==> flow/design.v <==
module fullAdder(sum,cout,a,b,cin);
output sum,cout;
input a,b,cin;
wire m,n,o;
xor(m,a,b);
and(n,a,b);
xor(sum,m,cin);
and(o,m,cin);
or(cout,o,n);
endmodule 
module mux2to1(out, sel, in1 ,in2);
output out;
input sel,in1,in2;
wire a,b,c;
not(a,sel);
nand(b,in1,a);
nand(c,sel,in2);
nand(out,b,c);
endmodule
module carryLookAheadAdder4bit(sum, cout, a, b, c0);
output [3:0] sum;
output cout;
input [3:0] a,b;
input c0;
wire p0,p1,p2,p3,p0not,p1not,p2not,p3not;
wire g0,g1,g2,g3,g0not,g1not,g2not,g3not;
wire c1,c2,c3,c0not;
not(c0not,c0);
nand(g0not,a[0],b[0]);
not(g0,g0not);
xnor(p0not,a[0],b[0]);
not(p0,p0not);
nand(g1not,a[1],b[1]);
not(g1,g1not);
xnor(p1not,a[1],b[1]);
not(p1,p1not);
nand(g2not,a[2],b[2]);
not(g2,g2not);
xnor(p2not,a[2],b[2]);
not(p2,p2not);
nand(g3not,a[3],b[3]);
not(g3,g3not);
xnor(p3not,a[3],b[3]);
not(p3,p3not);
cy1 carry1(.c1(c1),.p0(p0),.c0(c0),.g0not(g0not));
cy2 carry2(.c2(c2),.p0(p0),.p1(p1),.c0not(c0not),.g0(g0),.g1not(g1not));
cy3 carry3(.c3(c3),.p1(p1),.p2(p2),.p0not(p0not),.c0(c0),.g0not(g0not),.g1(g1),.g2not(g2not));
cy4 carry4(.c4(cout),.p2(p2),.p3(p3),.p1(p1),.p0(p0),.c0not(c0not),.g0(g0),.g1(g1),.g2(g2),.g3(g3));
xor(sum[0],p0,c0);
xor(sum[1],p1,c1);
xor(sum[2],p2,c2);
xor(sum[3],p3,c3);
endmodule 
module cy1(c1,p0,c0,g0not);
output c1;
input p0,c0,g0not;
wire a;
nand(a,p0,c0);
nand(c1,a,g0not);
endmodule
module cy2(c2,p0,p1,c0not,g0,g1not);
output c2;
input p0,p1,c0not,g0,g1not;
wire a,b,c,d;
nand(a,p0,p1);
nor(c,a,c0not);
nand(b,p1,g0);
nand(d,b,g1not);
or(c2,c,d);
endmodule
module cy3(c3,p1,p2,p0not,c0,g0not,g1,g2not);
output c3;
input p1,p2,p0not,c0,g0not,g1,g2not;
wire a,b,c,e,f,g,h;
nand(a,p1,p2);
or(g,a,g0not);
nand(b,p2,g1);
nor(c,a,p0not);
nand(e,b,g2not);
nand(f,c,c0);
nand(h,f,g);
or(c3,h,e);
endmodule 
module cy4(c4,p2,p3,p1,p0,c0not,g0,g1,g2,g3);
output c4;
input p2,p3,p1,p0,c0not,g0,g1,g2,g3;
wire a,b,c,d,e,f,g,h,i,j,k,l,m;
and(a,p3,g2);
and(b,p3,p2);
nand(c,p3,p2);
nand(d,p1,g0);
nand(e,p3,p2);
nand(f,p1,p0);
nor(g,g3,a);
nand(h,b,g1);
or(i,c,d);
or(j,e,f);
and(k,h,i);
or(l,j,c0not);
and(m,k,l);
nand(c4,g,m);
endmodule 
module carrySlelectAdder4bit (sum, cout, a, b, cin);
output [3:0] sum;
output cout;
input [3:0] a,b;
input cin;
wire [3:0] sum_0, sum_1;
wire cout_0, cout_1;
carryLookAheadAdder4bit cla0(sum_0[3:0], cout_0, a, b, 1'b0);
carryLookAheadAdder4bit cla1(sum_1[3:0], cout_1, a, b, 1'b1);
mux2to1 m0(sum[0], cin, sum_0[0], sum_1[0]);
mux2to1 m1(sum[1], cin, sum_0[1], sum_1[1]);
mux2to1 m2(sum[2], cin, sum_0[2], sum_1[2]);
mux2to1 m3(sum[3], cin, sum_0[3], sum_1[3]);
mux2to1 m4(cout, cin, cout_0, cout_1);
endmodule
module carrySelectAdder28bit(sum, in1, in2);
output [27:0] sum;
input wire [26:0] in1; 
input wire [27:0] in2;
wire [27:0] in1_padded;
assign in1_padded[26:0] = in1;
assign in1_padded[27] = in1[26];
wire c0,c1,c2,c3,c4,c5,c6,cout;
carrySlelectAdder4bit cla0(sum[3:0], c0, in1_padded[3:0], in2[3:0], 1'b0);
carrySlelectAdder4bit cla1(sum[7:4], c1, in1_padded[7:4], in2[7:4], c0);
carrySlelectAdder4bit cla2(sum[11:8], c2, in1_padded[11:8], in2[11:8], c1);
carrySlelectAdder4bit cla3(sum[15:12], c3, in1_padded[15:12], in2[15:12], c2);
carrySlelectAdder4bit cla4(sum[19:16], c4, in1_padded[19:16], in2[19:16], c3);
carrySlelectAdder4bit cla5(sum[23:20], c5, in1_padded[23:20], in2[23:20], c4);
carrySlelectAdder4bit cla6(sum[27:24], c6, in1_padded[27:24], in2[27:24], c5);
endmodule
module carrySelectAdder32bit(sum, in1, in2);
output [31:0] sum;
input [31:0] in1, in2;
wire c0,c1,c2,c3,c4,c5,c6,cout;
carrySlelectAdder4bit cla0(sum[3:0], c0, in1[3:0], in2[3:0], 1'b0);
carrySlelectAdder4bit cla1(sum[7:4], c1, in1[7:4], in2[7:4], c0);
carrySlelectAdder4bit cla2(sum[11:8], c2, in1[11:8], in2[11:8], c1);
carrySlelectAdder4bit cla3(sum[15:12], c3, in1[15:12], in2[15:12], c2);
carrySlelectAdder4bit cla4(sum[19:16], c4, in1[19:16], in2[19:16], c3);
carrySlelectAdder4bit cla5(sum[23:20], c5, in1[23:20], in2[23:20], c4);
carrySlelectAdder4bit cla6(sum[27:24], c6, in1[27:24], in2[27:24], c5);
carrySlelectAdder4bit cla7(sum[31:28], cout, in1[31:28], in2[31:28], c6);
endmodule
module carrySelectAdder40bit(sum, in1, in2);
output [39:0] sum;
input [39:0] in1, in2;
wire c0,c1,c2,c3,c4,c5,c6,c7,c8,cout;
carrySlelectAdder4bit cla0(sum[3:0], c0, in1[3:0], in2[3:0], 1'b0);
carrySlelectAdder4bit cla1(sum[7:4], c1, in1[7:4], in2[7:4], c0);
carrySlelectAdder4bit cla2(sum[11:8], c2, in1[11:8], in2[11:8], c1);
carrySlelectAdder4bit cla3(sum[15:12], c3, in1[15:12], in2[15:12], c2);
carrySlelectAdder4bit cla4(sum[19:16], c4, in1[19:16], in2[19:16], c3);
carrySlelectAdder4bit cla5(sum[23:20], c5, in1[23:20], in2[23:20], c4);
carrySlelectAdder4bit cla6(sum[27:24], c6, in1[27:24], in2[27:24], c5);
carrySlelectAdder4bit cla7(sum[31:28], c7, in1[31:28], in2[31:28], c6);
carrySlelectAdder4bit cla8(sum[35:32], c8, in1[35:32], in2[35:32], c7);
carrySlelectAdder4bit cla9(sum[39:36], cout, in1[39:36], in2[39:36], c8);
endmodule
module carrySaveAdder32bit(sum,carry,in1,in2,in3);
output [31:0] sum, carry;
input [31:0] in1, in2, in3;
wire garbage;
assign carry[0] = 1'b0;
fullAdder f0(.sum(sum[0]),.cout(carry[1]),.a(in1[0]),.b(in2[0]),.cin(in3[0]));
fullAdder f1(.sum(sum[1]),.cout(carry[2]),.a(in1[1]),.b(in2[1]),.cin(in3[1]));
fullAdder f2(.sum(sum[2]),.cout(carry[3]),.a(in1[2]),.b(in2[2]),.cin(in3[2]));
fullAdder f3(.sum(sum[3]),.cout(carry[4]),.a(in1[3]),.b(in2[3]),.cin(in3[3]));
fullAdder f4(.sum(sum[4]),.cout(carry[5]),.a(in1[4]),.b(in2[4]),.cin(in3[4]));
fullAdder f5(.sum(sum[5]),.cout(carry[6]),.a(in1[5]),.b(in2[5]),.cin(in3[5]));
fullAdder f6(.sum(sum[6]),.cout(carry[7]),.a(in1[6]),.b(in2[6]),.cin(in3[6]));
fullAdder f7(.sum(sum[7]),.cout(carry[8]),.a(in1[7]),.b(in2[7]),.cin(in3[7]));
fullAdder f8(.sum(sum[8]),.cout(carry[9]),.a(in1[8]),.b(in2[8]),.cin(in3[8]));
fullAdder f9(.sum(sum[9]),.cout(carry[10]),.a(in1[9]),.b(in2[9]),.cin(in3[9]));
fullAdder f10(.sum(sum[10]),.cout(carry[11]),.a(in1[10]),.b(in2[10]),.cin(in3[10]));
fullAdder f11(.sum(sum[11]),.cout(carry[12]),.a(in1[11]),.b(in2[11]),.cin(in3[11]));
fullAdder f12(.sum(sum[12]),.cout(carry[13]),.a(in1[12]),.b(in2[12]),.cin(in3[12]));
fullAdder f13(.sum(sum[13]),.cout(carry[14]),.a(in1[13]),.b(in2[13]),.cin(in3[13]));
fullAdder f14(.sum(sum[14]),.cout(carry[15]),.a(in1[14]),.b(in2[14]),.cin(in3[14]));
fullAdder f15(.sum(sum[15]),.cout(carry[16]),.a(in1[15]),.b(in2[15]),.cin(in3[15]));
fullAdder f16(.sum(sum[16]),.cout(carry[17]),.a(in1[16]),.b(in2[16]),.cin(in3[16]));
fullAdder f17(.sum(sum[17]),.cout(carry[18]),.a(in1[17]),.b(in2[17]),.cin(in3[17]));
fullAdder f18(.sum(sum[18]),.cout(carry[19]),.a(in1[18]),.b(in2[18]),.cin(in3[18]));
fullAdder f19(.sum(sum[19]),.cout(carry[20]),.a(in1[19]),.b(in2[19]),.cin(in3[19]));
fullAdder f20(.sum(sum[20]),.cout(carry[21]),.a(in1[20]),.b(in2[20]),.cin(in3[20]));
fullAdder f21(.sum(sum[21]),.cout(carry[22]),.a(in1[21]),.b(in2[21]),.cin(in3[21]));
fullAdder f22(.sum(sum[22]),.cout(carry[23]),.a(in1[22]),.b(in2[22]),.cin(in3[22]));
fullAdder f23(.sum(sum[23]),.cout(carry[24]),.a(in1[23]),.b(in2[23]),.cin(in3[23]));
fullAdder f24(.sum(sum[24]),.cout(carry[25]),.a(in1[24]),.b(in2[24]),.cin(in3[24]));
fullAdder f25(.sum(sum[25]),.cout(carry[26]),.a(in1[25]),.b(in2[25]),.cin(in3[25]));
fullAdder f26(.sum(sum[26]),.cout(carry[27]),.a(in1[26]),.b(in2[26]),.cin(in3[26]));
fullAdder f27(.sum(sum[27]),.cout(carry[28]),.a(in1[27]),.b(in2[27]),.cin(in3[27]));
fullAdder f28(.sum(sum[28]),.cout(carry[29]),.a(in1[28]),.b(in2[28]),.cin(in3[28]));
fullAdder f29(.sum(sum[29]),.cout(carry[30]),.a(in1[29]),.b(in2[29]),.cin(in3[29]));
fullAdder f30(.sum(sum[30]),.cout(carry[31]),.a(in1[30]),.b(in2[30]),.cin(in3[30]));
fullAdder f31(.sum(sum[31]),.cout(garbage),.a(in1[31]),.b(in2[31]),.cin(in3[31]));
endmodule 
module boothEncoderDecoder(PPIJ, BIP1, BI, BIM1, AJ, AJM1);
output PPIJ;
input BIP1, BI, BIM1, AJ, AJM1;
wire a,b,c,d,e,f,g,h,i;
xor(a,BI,BIM1);
xor(b,BIP1,BI);
xor(c,BIP1,AJM1);
xor(d,BI,BIM1);
xor(e,BIP1,AJ);
nand(f,b,c);
nand(g,d,e);
nor(h,a,f);
not(i,h);
nand(PPIJ,i,g);
endmodule  
module partialProductGenerator(PP, neg, MD, MRIP1, MRI, MRIM1);
output [17:0] PP;
output neg;
input [15:0] MD;
input MRIP1, MRI, MRIM1;
boothEncoderDecoder PP0(PP[0], MRIP1, MRI, MRIM1, MD[0], 1'b0);
boothEncoderDecoder PP1(PP[1], MRIP1, MRI, MRIM1, MD[1], MD[0]);
boothEncoderDecoder PP2(PP[2], MRIP1, MRI, MRIM1, MD[2], MD[1]);
boothEncoderDecoder PP3(PP[3], MRIP1, MRI, MRIM1, MD[3], MD[2]);
boothEncoderDecoder PP4(PP[4], MRIP1, MRI, MRIM1, MD[4], MD[3]);
boothEncoderDecoder PP5(PP[5], MRIP1, MRI, MRIM1, MD[5], MD[4]);
boothEncoderDecoder PP6(PP[6], MRIP1, MRI, MRIM1, MD[6], MD[5]);
boothEncoderDecoder PP7(PP[7], MRIP1, MRI, MRIM1, MD[7], MD[6]);
boothEncoderDecoder PP8(PP[8], MRIP1, MRI, MRIM1, MD[8], MD[7]);
boothEncoderDecoder PP9(PP[9], MRIP1, MRI, MRIM1, MD[9], MD[8]);
boothEncoderDecoder PP10(PP[10], MRIP1, MRI, MRIM1, MD[10], MD[9]);
boothEncoderDecoder PP11(PP[11], MRIP1, MRI, MRIM1, MD[11], MD[10]);
boothEncoderDecoder PP12(PP[12], MRIP1, MRI, MRIM1, MD[12], MD[11]);
boothEncoderDecoder PP13(PP[13], MRIP1, MRI, MRIM1, MD[13], MD[12]);
boothEncoderDecoder PP14(PP[14], MRIP1, MRI, MRIM1, MD[14], MD[13]);
boothEncoderDecoder PP15(PP[15], MRIP1, MRI, MRIM1, MD[15], MD[14]);
boothEncoderDecoder PP16(PP[16], MRIP1, MRI, MRIM1, MD[15], MD[15]);
boothEncoderDecoder PP17(PP[17], MRIP1, MRI, MRIM1, MD[15], MD[15]);
getNegBit n0(neg,MD[15],PP[17],MRIP1, MRI, MRIM1);
endmodule
module getNegBit(neg,MD_MSB, PP_MSB,MRIP1, MRI, MRIM1);
output neg;
input MRIP1, MRI, MRIM1, MD_MSB, PP_MSB;
wire all_1, all_0, a,b,c,d,e,f;
nand(a,MRIP1,MRI);
not(b,MRIM1);
nor(all_1,a,b);
nor(c,MRIP1,MRI);
not(d,MRIM1);
and(all_0,c,d);
nor(e,all_0,all_1);
xor(f,PP_MSB,MD_MSB);
and(neg,e,f);
endmodule
module generatePartialProducts(PP0,PP1,PP2,PP3,PP4,PP5,PP6,PP7,PP8,neg,MD,MR);
output [17:0] PP0,PP1,PP2,PP3,PP4,PP5,PP6,PP7,PP8;
output [7:0] neg;
input [15:0] MD, MR;
wire not_used;
partialProductGenerator P0(PP0, neg[0], MD, MR[1], MR[0], 1'b0);
partialProductGenerator P1(PP1, neg[1], MD, MR[3], MR[2], MR[1]);
partialProductGenerator P2(PP2, neg[2], MD, MR[5], MR[4], MR[3]);
partialProductGenerator P3(PP3, neg[3], MD, MR[7], MR[6], MR[5]);
partialProductGenerator P4(PP4, neg[4], MD, MR[9], MR[8], MR[7]);
partialProductGenerator P5(PP5, neg[5], MD, MR[11], MR[10], MR[9]);
partialProductGenerator P6(PP6, neg[6], MD, MR[13], MR[12], MR[11]);
partialProductGenerator P7(PP7, neg[7], MD, MR[15], MR[14], MR[13]);
partialProductGenerator P8(PP8, not_used, MD, MR[15] ,MR[15], MR[15]);
endmodule
module mac_16bit(out_rounded,md,mr,clk,rst);
output reg [26:0] out_rounded;
input [15:0] md,mr;               
input clk,rst;
reg [15:0] MD,MR;
reg [39:0] acc;
wire [39:0] mult_out;
wire [17:0] PP0,PP1,PP2,PP3,PP4,PP5,PP6,PP7,PP8;
reg [31:0] PP0_reg,PP1_reg,PP2_reg,PP3_reg,PP4_reg,PP5_reg,PP6_reg,PP7_reg,PP8_reg;
wire [31:0] PP0_FULL,PP1_FULL,PP2_FULL,PP3_FULL,PP4_FULL,PP5_FULL,PP6_FULL,PP7_FULL,PP8_FULL;
wire [7:0] neg;
wire [31:0] sum0,carry0,sum1,carry1,sum2,carry2,sum3,carry3,sum4,carry4,sum5,carry5,sum6,carry6;
wire [39:0] new_acc;
reg [2:0] setup_count;
reg setup_completed;
reg [8:0] count;
generatePartialProducts PP(.PP0(PP0),.PP1(PP1),.PP2(PP2),.PP3(PP3),.PP4(PP4),.PP5(PP5),.PP6(PP6),.PP7(PP7),.PP8(PP8),.neg(neg),.MD(MD),.MR(MR));
genvar i;
assign PP0_FULL[16:0] = PP0;
for(i=31; i>16; i=i-1) begin
  assign PP0_FULL[i] = PP0_FULL[16];
end
assign PP1_FULL[18:2] = PP1;
for(i=31; i>18; i=i-1) begin
  assign PP1_FULL[i] = PP1_FULL[18];
end
assign PP1_FULL[1] = 1'b0;
assign PP1_FULL[0] = neg[0];
assign PP2_FULL[20:4] = PP2;
for(i=31; i>20; i=i-1) begin
  assign PP2_FULL[i] = PP2_FULL[20];
end
assign PP2_FULL[3] = 1'b0;
assign PP2_FULL[2] = neg[1];
for(i=0; i<2; i=i+1) begin
  assign PP2_FULL[i] = 1'b0;
end
assign PP3_FULL[22:6] = PP3;
for(i=31; i>22; i=i-1) begin
  assign PP3_FULL[i] = PP3_FULL[22];
end
assign PP3_FULL[5] = 1'b0;
assign PP3_FULL[4] = neg[2];
for(i=0; i<4; i=i+1) begin
  assign PP3_FULL[i] = 1'b0;
end
assign PP4_FULL[24:8] = PP4;
for(i=31; i>24; i=i-1) begin
  assign PP4_FULL[i] = PP4_FULL[24];
end
assign PP4_FULL[7] = 1'b0;
assign PP4_FULL[6] = neg[3];
for(i=0; i<6; i=i+1) begin
  assign PP4_FULL[i] = 1'b0;
end
assign PP5_FULL[26:10] = PP5;
for(i=31; i>26; i=i-1) begin
  assign PP5_FULL[i] = PP5_FULL[26];
end
assign PP5_FULL[9] = 1'b0;
assign PP5_FULL[8] = neg[4];
for(i=0; i<8; i=i+1) begin
  assign PP5_FULL[i] = 1'b0;
end
assign PP6_FULL[28:12] = PP6;
for(i=31; i>28; i=i-1) begin
  assign PP6_FULL[i] = PP6_FULL[28];
end
assign PP6_FULL[11] = 1'b0;
assign PP6_FULL[10] = neg[5];
for(i=0; i<10; i=i+1) begin
  assign PP6_FULL[i] = 1'b0;
end
assign PP7_FULL[30:14] = PP7;
assign PP7_FULL[31] = PP7_FULL[30];
assign PP7_FULL[13] = 1'b0;
assign PP7_FULL[12] = neg[6];
for(i=0; i<12; i=i+1) begin
  assign PP7_FULL[i] = 1'b0;
end
assign PP8_FULL[31:16] = PP8[15:0];
assign PP8_FULL[15] = 1'b0;
assign PP8_FULL[14] = neg[7];
for(i=0; i<14; i=i+1) begin
  assign PP8_FULL[i] = 1'b0;
end
carrySaveAdder32bit csa0(.sum(sum0),.carry(carry0),.in1(PP0_reg),.in2(PP1_reg),.in3(PP2_reg));
carrySaveAdder32bit csa1(.sum(sum1),.carry(carry1),.in1(PP3_reg),.in2(PP4_reg),.in3(PP5_reg));
carrySaveAdder32bit csa2(.sum(sum2),.carry(carry2),.in1(PP6_reg),.in2(PP7_reg),.in3(PP8_reg));
carrySaveAdder32bit csa3(.sum(sum3),.carry(carry3),.in1(sum0),.in2(carry0),.in3(sum1));
carrySaveAdder32bit csa4(.sum(sum4),.carry(carry4),.in1(carry1),.in2(sum2),.in3(carry2));
carrySaveAdder32bit csa5(.sum(sum5),.carry(carry5),.in1(sum3),.in2(carry3),.in3(sum4));
carrySaveAdder32bit csa6(.sum(sum6),.carry(carry6),.in1(sum5),.in2(carry5),.in3(carry4));
carrySelectAdder32bit cla0(.sum(mult_out[31:0]), .in1(sum6), .in2(carry6));
for(i=32; i<40; i=i+1) begin
  assign mult_out[i] = mult_out[31];
end
carrySelectAdder40bit cla1(.sum(new_acc), .in1(mult_out), .in2(acc));
wire a,b,c,d,e,f,g,h,j,k,l,m,OR;
wire up_down_select;
nor(a,acc[1],acc[0]);
nor(b,acc[3],acc[2]);
nor(c,acc[5],acc[4]);
nor(d,acc[7],acc[6]);
nor(e,acc[9],acc[8]);
nor(f,acc[11],acc[10]);
and(g,a,b);
and(h,c,d);
and(m,e,f);
and(j,h,m);
nand(OR,g,j);
nand(k,acc[12],acc[13]);
nand(l,acc[12],OR);
nand(up_down_select,k,l);
wire [27:0] out_up;
wire [26:0] out_rounded_wire;
carrySelectAdder28bit add0(out_up, acc[39:13], 28'b0000000000000000000000000001);
mux2to1 m0(out_rounded_wire[0], up_down_select, acc[13], out_up[0]);
mux2to1 m1(out_rounded_wire[1], up_down_select, acc[14], out_up[1]);
mux2to1 m2(out_rounded_wire[2], up_down_select, acc[15], out_up[2]);
mux2to1 m3(out_rounded_wire[3], up_down_select, acc[16], out_up[3]);
mux2to1 m4(out_rounded_wire[4], up_down_select, acc[17], out_up[4]);
mux2to1 m5(out_rounded_wire[5], up_down_select, acc[18], out_up[5]);
mux2to1 m6(out_rounded_wire[6], up_down_select, acc[19], out_up[6]);
mux2to1 m7(out_rounded_wire[7], up_down_select, acc[20], out_up[7]);
mux2to1 m8(out_rounded_wire[8], up_down_select, acc[21], out_up[8]);
mux2to1 m9(out_rounded_wire[9], up_down_select, acc[22], out_up[9]);
mux2to1 m10(out_rounded_wire[10], up_down_select, acc[23], out_up[10]);
mux2to1 m11(out_rounded_wire[11], up_down_select, acc[24], out_up[11]);
mux2to1 m12(out_rounded_wire[12], up_down_select, acc[25], out_up[12]);
mux2to1 m13(out_rounded_wire[13], up_down_select, acc[26], out_up[13]);
mux2to1 m14(out_rounded_wire[14], up_down_select, acc[27], out_up[14]);
mux2to1 m15(out_rounded_wire[15], up_down_select, acc[28], out_up[15]);
mux2to1 m16(out_rounded_wire[16], up_down_select, acc[29], out_up[16]);
mux2to1 m17(out_rounded_wire[17], up_down_select, acc[30], out_up[17]);
mux2to1 m18(out_rounded_wire[18], up_down_select, acc[31], out_up[18]);
mux2to1 m19(out_rounded_wire[19], up_down_select, acc[32], out_up[19]);
mux2to1 m20(out_rounded_wire[20], up_down_select, acc[33], out_up[20]);
mux2to1 m21(out_rounded_wire[21], up_down_select, acc[34], out_up[21]);
mux2to1 m22(out_rounded_wire[22], up_down_select, acc[35], out_up[22]);
mux2to1 m23(out_rounded_wire[23], up_down_select, acc[36], out_up[23]);
mux2to1 m24(out_rounded_wire[24], up_down_select, acc[37], out_up[24]);
mux2to1 m25(out_rounded_wire[25], up_down_select, acc[38], out_up[25]);
mux2to1 m26(out_rounded_wire[26], up_down_select, acc[39], out_up[26]);
always @ (posedge clk)
begin
if(setup_count == 3 && !setup_completed && rst)
begin
setup_completed <= 1;
MD <= md;
MR <= mr;
PP0_reg <= PP0_FULL;
PP1_reg <= PP1_FULL;
PP2_reg <= PP2_FULL;
PP3_reg <= PP3_FULL;
PP4_reg <= PP4_FULL;
PP5_reg <= PP5_FULL;
PP6_reg <= PP6_FULL;
PP7_reg <= PP7_FULL;
PP8_reg <= PP8_FULL;
acc <= new_acc;
out_rounded <= out_rounded_wire;
count <= 1;
end
else if(!setup_completed && rst)
begin
MD <= md;
MR <= mr;
PP0_reg <= PP0_FULL;
PP1_reg <= PP1_FULL;
PP2_reg <= PP2_FULL;
PP3_reg <= PP3_FULL;
PP4_reg <= PP4_FULL;
PP5_reg <= PP5_FULL;
PP6_reg <= PP6_FULL;
PP7_reg <= PP7_FULL;
PP8_reg <= PP8_FULL;
acc <= new_acc;
out_rounded <= out_rounded_wire;
setup_count <= setup_count + 1;
end
if(count != 0 && rst)
begin
MD <= md;
MR <= mr;
PP0_reg <= PP0_FULL;
PP1_reg <= PP1_FULL;
PP2_reg <= PP2_FULL;
PP3_reg <= PP3_FULL;
PP4_reg <= PP4_FULL;
PP5_reg <= PP5_FULL;
PP6_reg <= PP6_FULL;
PP7_reg <= PP7_FULL;
PP8_reg <= PP8_FULL;
acc <= new_acc;
count <= count + 1;
out_rounded <= out_rounded_wire;
end
if(!rst)
begin
acc <= 0;
MD <= 0;
MR <= 0;
out_rounded <= 0;
setup_count <= 0;
setup_completed <= 0;
count <= 0;
PP0_reg <= 0;
PP1_reg <= 0;
PP2_reg <= 0;
PP3_reg <= 0;
PP4_reg <= 0;
PP5_reg <= 0;
PP6_reg <= 0;
PP7_reg <= 0;
PP8_reg <= 0;
end
if(count == 256)
begin
acc <= 0;
out_rounded <= 0;
setup_count <= 1;
setup_completed <= 0;
count <= 0;
PP0_reg <= 0;
PP1_reg <= 0;
PP2_reg <= 0;
PP3_reg <= 0;
PP4_reg <= 0;
PP5_reg <= 0;
PP6_reg <= 0;
PP7_reg <= 0;
PP8_reg <= 0;
end
end
endmodule
# Tool chain data of mac_16bit
# Module mac_16bit before and after one edit of its RTL, step after step.
# "orig" refers to lines of the RTL above, "edited" to lines of the edited file.
# "change": "edited" minus "orig" as printed here.
# Library cell names are shortened.
# Not given: n/a
dict set report setup {
  design {mac_16bit}
  clk_port {clk}
  lib {sky130hd}
  pvt_corner {tt_025C_1v80}
}

# The edit
# The edit as a unified diff against the file above.
# The edit is scripted: it alters the design's behaviour and was not made to optimise anything.
# begin of diff
@@ -462,5 +462,5 @@
 PP8_reg <= PP8_FULL;
 acc <= new_acc;
-count <= count + 1;
+count <= count ^ 1;
 out_rounded <= out_rounded_wire;
 end
# end of diff

# After elaboration
# Counts by Yosys on the flattened word-level netlist (proc, flatten, opt, wreduce; memories kept). Register bits leave out memories and registers merged into their read ports (data or address). Print and check cells are left out. Cells with the same type and inputs are merged into one.
# element orig edited change
set classes {}
lappend classes {bitwise 3701 3703 2}
lappend classes {addsub 2 1 -1}
lappend classes {equal 4 4 0}
lappend classes {n_mux 44 44 0}
lappend classes {reduce_and_logical 11 12 1}
# cell orig edited change
set op_table {}
lappend op_table {{1-bit NOT} 1136 1138 2}
lappend op_table {{2-bit AND reduction} 2 3 1}
lappend op_table {{9-bit by 1-bit adder with 9-bit output with constant B} 1 0 -1}
# Operator kinds equal on both sides are left out: 20.
# element orig edited change
set bits {}
lappend bits {regBits 336 336 0}
lappend bits {out_inout_bits 27 27 0}
lappend bits {wordCells 3779 3782 3}

# Logic depth
# Longest topological path by Yosys (ltp), each cell counted once; first at word level (registers and memories cut), then after technology mapping (sequential cells cut; the memories' decode and read muxes count).
# element orig edited change
set depth {}
lappend depth {depth_word 66 66 0}
lappend depth {abc_area 0 0 n/a}
lappend depth {ltp_mapped 30 29 -1}
lappend depth {depth_no_buf 30 29 -1}

# Netlist
# Source: synth_stat.txt of the flow (Yosys; design flattened, memories mapped). It holds for the ABC_AREA given above (unset counts as 0); a run with the other value may have another netlist.
# element orig edited change
set synth_totals {}
lappend synth_totals {seq_area_um2 5124.9 4974.8 -150.1}
lappend synth_totals {ff_cells 256 248 -8}
lappend synth_totals {area_um2 20368.3 19825.3 -543.0}
lappend synth_totals {mapped_cells 2446 2353 -93}
# cell orig edited change
set by_type {}
lappend by_type {nand2_1 291 245 -46}
lappend by_type {a21oi_1 248 223 -25}
lappend by_type {clkbuf_1 195 172 -23}
lappend by_type {nor3_1 15 32 17}
lappend by_type {a221oi_1 0 15 15}
lappend by_type {xor2_1 44 57 13}
lappend by_type {and3_1 14 2 -12}
lappend by_type {a211oi_1 58 47 -11}
lappend by_type {dfxtp_1 256 247 -9}
lappend by_type {and2_1 1 10 9}
lappend by_type {a2bb2oi_1 8 0 -8}
lappend by_type {nand3_1 124 117 -7}
lappend by_type {o221ai_1 105 98 -7}
lappend by_type {mux2i_1 25 18 -7}
lappend by_type {a221o_1 105 99 -6}
lappend by_type {or3_1 15 10 -5}
lappend by_type {o211ai_1 7 12 5}
lappend by_type {nand2b_1 7 11 4}
# Cell types equal on both sides are left out: 10.
# The list need not be complete.
# By module: a second synthesis without flattening, with its own total; a netlist apart from the flattened one above.
# element orig edited change
set hier_totals {}
lappend hier_totals {cells_unflattened 4156 4001 -155}
lappend hier_totals {area_unflattened_um2 37237.0 35675.5 -1561.5}
# Each row is one instance without its submodules.
# mod instances area_um2 n_cells
set by_module_orig {}
lappend by_module_orig {mac_16bit 1 11467.2 1307}
lappend by_module_orig {boothEncoderDecoder 162 43.8 5}
lappend by_module_orig {carryLookAheadAdder4bit 50 141.4 16}
lappend by_module_orig {fullAdder 224 20.0 1}
lappend by_module_orig {mux2to1 152 15.0 1}
lappend by_module_orig {cy4 50 30.0 6}
lappend by_module_orig {cy3 50 25.0 5}
lappend by_module_orig {cy2 50 20.0 3}
lappend by_module_orig {cy1 50 10.0 1}
lappend by_module_orig {getNegBit 9 30.0 4}
lappend by_module_orig {carrySlelectAdder4bit 25 7.5 2}
lappend by_module_orig {carrySaveAdder32bit 7 11.3 2}
lappend by_module_orig {{(name not given)} 9 3.8 1}
lappend by_module_orig {carrySelectAdder28bit 1 3.8 1}
# orig: Further modules, not shown: 3.
# mod instances area_um2 n_cells
set by_module_edited {}
lappend by_module_edited {mac_16bit 1 9905.8 1152}
lappend by_module_edited {boothEncoderDecoder 162 43.8 5}
lappend by_module_edited {carryLookAheadAdder4bit 50 141.4 16}
lappend by_module_edited {fullAdder 224 20.0 1}
lappend by_module_edited {mux2to1 152 15.0 1}
lappend by_module_edited {cy4 50 30.0 6}
lappend by_module_edited {cy3 50 25.0 5}
lappend by_module_edited {cy2 50 20.0 3}
lappend by_module_edited {cy1 50 10.0 1}
lappend by_module_edited {getNegBit 9 30.0 4}
lappend by_module_edited {carrySlelectAdder4bit 25 7.5 2}
lappend by_module_edited {carrySaveAdder32bit 7 11.3 2}
lappend by_module_edited {{(name not given)} 9 3.8 1}
lappend by_module_edited {carrySelectAdder28bit 1 3.8 1}
# edited: Further modules, not shown: 3.

# Path before layout
# Source: OpenSTA report_checks on the synthesized netlist (no wires, ideal clock, input and output delay 20% of the period each), path of least setup slack; recovery checks are left aside. Register names are those of the netlist, which keeps one name where synthesis merged equal registers.
# element orig edited change
set synth_path {}
lappend synth_path {path_kind {register to register} {register to register} n/a}
lappend synth_path {startpoint {register PP2_reg[13]} {register PP0_reg[30]} n/a}
lappend synth_path {endpoint {register acc[37]} {register acc[39]} n/a}
lappend synth_path {t_first_pin_ns 0.000 0.000 0.000}
lappend synth_path {setup_ns 0.086 0.118 0.032}
lappend synth_path {path_buffers 0 0 0}
lappend synth_path {arrival_time_ns 6.607 6.718 0.111}
lappend synth_path {path_slack_ns 0.208 0.064 -0.144}
lappend synth_path {period_ns 6.9 6.9 0.0}
lappend synth_path {path_delay_ns 6.693 6.836 0.143}
lappend synth_path {stages 28 25 -3}
lappend synth_path {period_less_setup_slack_ns 6.692 6.836 0.144}
# "path_delay_ns" is the arrival time less input delay plus setup time.
# "stages" counts driving pins, that of a launching flip-flop among them; a cell with two outputs on the path counts twice.
# "period_less_setup_slack_ns" is the clock period less the worst setup slack; recovery checks do not enter. This is arithmetic on one report: input and output delays are still those of the set period (20% each).
# The rows between start and end are the longest chain of elaborated cells between them; the timing report does not say that the signal goes this way. Where chains are equally long, one stands for them.
# Each line given opens the expression or statement behind the cell; cells for indexed reads and writes are added by Yosys, which also makes memories of some case tables.
# A register here has more assigning lines than the two given.
dict set report synth_between_orig {
  path_cell_list {dfxtp_1 > fa_1 > inv_1 > fa_1 > fa_1 > fa_1 > inv_1 > ha_1 > ha_1 > nor3_1 > o21bai_1 > nor3_2 > o31a_1 > o21ai_0 > a21o_1 > mux2i_1 > ha_1 > ha_1 > o21a_1 > o21a_1 > a2111oi_0 > o21ai_0 > o21ba_2 > o21ai_0 > a21oi_1 > mux2i_1 > nor2_1 > a211oi_1}
  elab_chain_cells 60
  cells_between 494
  cone_classes {mux: 3; logic: 491}
}
# element line
set synth_lines_orig {}
lappend synth_lines_orig {{start, declared} 277} ;# reg [31:0] PP0_reg,PP1_reg,PP2_reg,PP3_reg,PP4_reg,PP5_reg,PP6_reg,PP7_reg,PP8_reg;
lappend synth_lines_orig {{start, assigned} 422} ;# PP2_reg <= PP2_FULL;
lappend synth_lines_orig {{start, assigned} 439} ;# PP2_reg <= PP2_FULL;
lappend synth_lines_orig {{1-bit AND} 8} ;# and(o,m,cin);
lappend synth_lines_orig {{1-bit bitwise OR} 9} ;# or(cout,o,n);
lappend synth_lines_orig {{1-bit bitwise XOR} 5} ;# xor(m,a,b);
lappend synth_lines_orig {{1-bit AND} 8}
lappend synth_lines_orig {{1-bit bitwise OR} 9}
lappend synth_lines_orig {{1-bit bitwise XOR} 5}
lappend synth_lines_orig {{1-bit bitwise XOR} 7} ;# xor(sum,m,cin);
lappend synth_lines_orig {{[... 46 more ...]} n/a}
lappend synth_lines_orig {{1-bit AND} 17} ;# nand(c,sel,in2);
lappend synth_lines_orig {{1-bit NOT} 17}
lappend synth_lines_orig {{1-bit AND} 18} ;# nand(out,b,c);
lappend synth_lines_orig {{1-bit NOT} 18}
lappend synth_lines_orig {{40-bit two-way mux} 433} ;# else if(!setup_completed && rst)
lappend synth_lines_orig {{40-bit two-way mux} 415} ;# if(setup_count == 3 && !setup_completed && rst)
lappend synth_lines_orig {{40-bit two-way mux} 450} ;# if(count != 0 && rst)
lappend synth_lines_orig {{end, assigned} 446} ;# acc <= new_acc;
lappend synth_lines_orig {{end, assigned} 463} ;# acc <= new_acc;
lappend synth_lines_orig {{end, declared} 274} ;# reg [39:0] acc;
dict set report synth_between_edited {
  path_cell_list {dfxtp_1 > inv_1 > fa_1 > fa_1 > fa_1 > inv_1 > fa_1 > ha_1 > ha_1 > o21ai_0 > nand2b_1 > a221o_1 > nor2_1 > o211ai_1 > a22oi_2 > ha_1 > ha_1 > or4_1 > o21ai_0 > nor2_1 > o2111ai_1 > nand3_1 > a21o_1 > mux2_2 > mux2i_1}
  elab_chain_cells 43
  cells_between 151
  cone_classes {mux: 3; logic: 148}
}
# element line
set synth_lines_edited {}
lappend synth_lines_edited {{start, declared} 277} ;# reg [31:0] PP0_reg,PP1_reg,PP2_reg,PP3_reg,PP4_reg,PP5_reg,PP6_reg,PP7_reg,PP8_reg;
lappend synth_lines_edited {{start, assigned} 420} ;# PP0_reg <= PP0_FULL;
lappend synth_lines_edited {{start, assigned} 437} ;# PP0_reg <= PP0_FULL;
lappend synth_lines_edited {{1-bit bitwise XOR} 5} ;# xor(m,a,b);
lappend synth_lines_edited {{1-bit bitwise XOR} 7} ;# xor(sum,m,cin);
lappend synth_lines_edited {{1-bit bitwise XOR} 5}
lappend synth_lines_edited {{1-bit bitwise XOR} 7}
lappend synth_lines_edited {{1-bit bitwise XOR} 5}
lappend synth_lines_edited {{1-bit bitwise XOR} 7}
lappend synth_lines_edited {{1-bit bitwise XOR} 5}
lappend synth_lines_edited {{[... 29 more ...]} n/a}
lappend synth_lines_edited {{1-bit AND} 17} ;# nand(c,sel,in2);
lappend synth_lines_edited {{1-bit NOT} 17}
lappend synth_lines_edited {{1-bit AND} 18} ;# nand(out,b,c);
lappend synth_lines_edited {{1-bit NOT} 18}
lappend synth_lines_edited {{40-bit two-way mux} 433} ;# else if(!setup_completed && rst)
lappend synth_lines_edited {{40-bit two-way mux} 415} ;# if(setup_count == 3 && !setup_completed && rst)
lappend synth_lines_edited {{40-bit two-way mux} 450} ;# if(count != 0 && rst)
lappend synth_lines_edited {{end, assigned} 446} ;# acc <= new_acc;
lappend synth_lines_edited {{end, assigned} 463} ;# acc <= new_acc;
lappend synth_lines_edited {{end, declared} 274} ;# reg [39:0] acc;

# Timing after layout
# From the final timing report of the runs of pair A: the path of least setup slack in the routed layout; clock arrival at registers is part of the times.
# element orig edited change
set layout_path {}
lappend layout_path {path_kind {register to register} {register to register} n/a}
lappend layout_path {startpoint {register PP2_reg[13]} {register PP2_reg[11]} n/a}
lappend layout_path {endpoint {register acc[37]} {register acc[33]} n/a}
lappend layout_path {setup_ns 0.09 0.08 -0.01}
lappend layout_path {period_ns 6.9 6.9 0.0}
lappend layout_path {path_slack_ns 0.27 0.21 -0.06}
lappend layout_path {stages 29 28 -1}
lappend layout_path {path_buffers 2 1 -1}
lappend layout_path {arrival_time_ns 7.07 7.20 0.13}
lappend layout_path {t_first_pin_ns 0.54 0.60 0.06}
# The rows between start and end are the longest chain of elaborated cells between them; the timing report does not say that the signal goes this way. Where chains are equally long, one stands for them.
# A register here has more assigning lines than the two given.
dict set report layout_between_orig {
  path_cell_list {dfxtp_2 > fa_1 > inv_1 > fa_1 > fa_1 > fa_1 > inv_2 > buf_6 > ha_4 > nand4_1 > nor4_2 > nor3_2 > o31a_1 > o21ai_1 > a21o_1 > mux2i_2 > ha_1 > ha_2 > o21a_1 > o21a_1 > a2111oi_4 > buf_4 > o21ai_0 > o21ba_4 > o21ai_1 > a21oi_2 > mux2i_1 > nor2_1 > a211oi_1}
  elab_chain_cells 60
  cells_between 494
  cone_classes {mux: 3; logic: 491}
}
# element line
set layout_lines_orig {}
lappend layout_lines_orig {{start, declared} 277} ;# reg [31:0] PP0_reg,PP1_reg,PP2_reg,PP3_reg,PP4_reg,PP5_reg,PP6_reg,PP7_reg,PP8_reg;
lappend layout_lines_orig {{start, assigned} 422} ;# PP2_reg <= PP2_FULL;
lappend layout_lines_orig {{start, assigned} 439} ;# PP2_reg <= PP2_FULL;
lappend layout_lines_orig {{1-bit AND} 8} ;# and(o,m,cin);
lappend layout_lines_orig {{1-bit bitwise OR} 9} ;# or(cout,o,n);
lappend layout_lines_orig {{1-bit bitwise XOR} 5} ;# xor(m,a,b);
lappend layout_lines_orig {{1-bit AND} 8}
lappend layout_lines_orig {{1-bit bitwise OR} 9}
lappend layout_lines_orig {{1-bit bitwise XOR} 5}
lappend layout_lines_orig {{1-bit bitwise XOR} 7} ;# xor(sum,m,cin);
lappend layout_lines_orig {{[... 46 more ...]} n/a}
lappend layout_lines_orig {{1-bit AND} 17} ;# nand(c,sel,in2);
lappend layout_lines_orig {{1-bit NOT} 17}
lappend layout_lines_orig {{1-bit AND} 18} ;# nand(out,b,c);
lappend layout_lines_orig {{1-bit NOT} 18}
lappend layout_lines_orig {{40-bit two-way mux} 433} ;# else if(!setup_completed && rst)
lappend layout_lines_orig {{40-bit two-way mux} 415} ;# if(setup_count == 3 && !setup_completed && rst)
lappend layout_lines_orig {{40-bit two-way mux} 450} ;# if(count != 0 && rst)
lappend layout_lines_orig {{end, assigned} 446} ;# acc <= new_acc;
lappend layout_lines_orig {{end, assigned} 463} ;# acc <= new_acc;
lappend layout_lines_orig {{end, declared} 274} ;# reg [39:0] acc;
dict set report layout_between_edited {
  path_cell_list {dfxtp_1 > fa_1 > inv_1 > fa_1 > fa_1 > fa_1 > inv_1 > ha_1 > a21oi_1 > a21oi_1 > o21ai_2 > nand2_1 > a31oi_1 > buf_4 > o21ai_0 > a21o_1 > a21oi_2 > xnor2_1 > ha_1 > nand4_1 > a211oi_2 > nor4_2 > o21ai_2 > o211ai_1 > nand2_1 > a21oi_2 > mux2_1 > a211oi_2}
  elab_chain_cells 58
  cells_between 481
  cone_classes {mux: 3; logic: 478}
}
# element line
set layout_lines_edited {}
lappend layout_lines_edited {{start, declared} 277} ;# reg [31:0] PP0_reg,PP1_reg,PP2_reg,PP3_reg,PP4_reg,PP5_reg,PP6_reg,PP7_reg,PP8_reg;
lappend layout_lines_edited {{start, assigned} 422} ;# PP2_reg <= PP2_FULL;
lappend layout_lines_edited {{start, assigned} 439} ;# PP2_reg <= PP2_FULL;
lappend layout_lines_edited {{1-bit bitwise XOR} 7} ;# xor(sum,m,cin);
lappend layout_lines_edited {{1-bit bitwise XOR} 5} ;# xor(m,a,b);
lappend layout_lines_edited {{1-bit bitwise XOR} 7}
lappend layout_lines_edited {{1-bit bitwise XOR} 5}
lappend layout_lines_edited {{1-bit bitwise XOR} 7}
lappend layout_lines_edited {{1-bit bitwise XOR} 5}
lappend layout_lines_edited {{1-bit bitwise XOR} 7}
lappend layout_lines_edited {{[... 44 more ...]} n/a}
lappend layout_lines_edited {{1-bit AND} 17} ;# nand(c,sel,in2);
lappend layout_lines_edited {{1-bit NOT} 17}
lappend layout_lines_edited {{1-bit AND} 18} ;# nand(out,b,c);
lappend layout_lines_edited {{1-bit NOT} 18}
lappend layout_lines_edited {{40-bit two-way mux} 433} ;# else if(!setup_completed && rst)
lappend layout_lines_edited {{40-bit two-way mux} 415} ;# if(setup_count == 3 && !setup_completed && rst)
lappend layout_lines_edited {{40-bit two-way mux} 450} ;# if(count != 0 && rst)
lappend layout_lines_edited {{end, assigned} 446} ;# acc <= new_acc;
lappend layout_lines_edited {{end, assigned} 463} ;# acc <= new_acc;
lappend layout_lines_edited {{end, declared} 274} ;# reg [39:0] acc;

# Flow runs
# Both versions went through the flow (Yosys, OpenROAD) with the same settings in each pair. Constraints: input delay and output delay 20% of the set period each, output load 0.01 pF.
dict set report settings_pair_A {
  period_ns 6.9
  CAP_MARGIN 20
  CORE_MARGIN 2
  CORE_UTILIZATION 40
  SLEW_MARGIN 20
}
# element orig edited change
set results_pair_A {}
lappend results_pair_A {synth_chip_area_um2 20368.3 19825.3 -543.0}
lappend results_pair_A {tns_ns 0.000 0.000 0.000}
lappend results_pair_A {worst_setup_slack_ns 0.274 0.206 -0.068}
lappend results_pair_A {layout_stdcell_area_um2 23090.9 22267.6 -823.3}
lappend results_pair_A {fin_util_pct 46.0 45.5 -0.5}
lappend results_pair_A {die_footprint_um2 52741.4 51358.9 -1382.5}
lappend results_pair_A {timing.hold.ws_ns 0.452 0.448 -0.004}
lappend results_pair_A {period_less_ws_ns 6.626 6.694 0.068}
dict set report settings_pair_B {
  CORE_ASPECT_RATIO 0.65
  CORE_UTILIZATION 65
  CTS_CLUSTER_DIAMETER 47
  GPL_ROUTABILITY_DRIVEN 0
  MIN_ROUTING_LAYER {met1}
  SETUP_SLACK_MARGIN 0.03
  TNS_END_PERCENT 25
  period_ns 4.21
  CAP_MARGIN 20
  CORE_MARGIN 2
  SLEW_MARGIN 20
}
# element orig edited change
set results_pair_B {}
lappend results_pair_B {synth_chip_area_um2 20368.3 19825.3 -543.0}
lappend results_pair_B {tns_ns -51.959 -51.083 0.876}
lappend results_pair_B {worst_setup_slack_ns -2.435 -2.186 0.249}
lappend results_pair_B {layout_stdcell_area_um2 23834.1 24024.3 190.2}
lappend results_pair_B {fin_util_pct 77.0 80.1 3.1}
lappend results_pair_B {die_footprint_um2 32800.3 31945.8 -854.5}
lappend results_pair_B {timing.hold.ws_ns 0.453 0.453 0.000}
lappend results_pair_B {period_less_ws_ns 6.645 6.396 -0.249}
# "period_less_ws_ns": clock period set for the run, less the worst setup slack. It is reckoned from that one timing run; input and output delays stay at 20% of the period that was set.
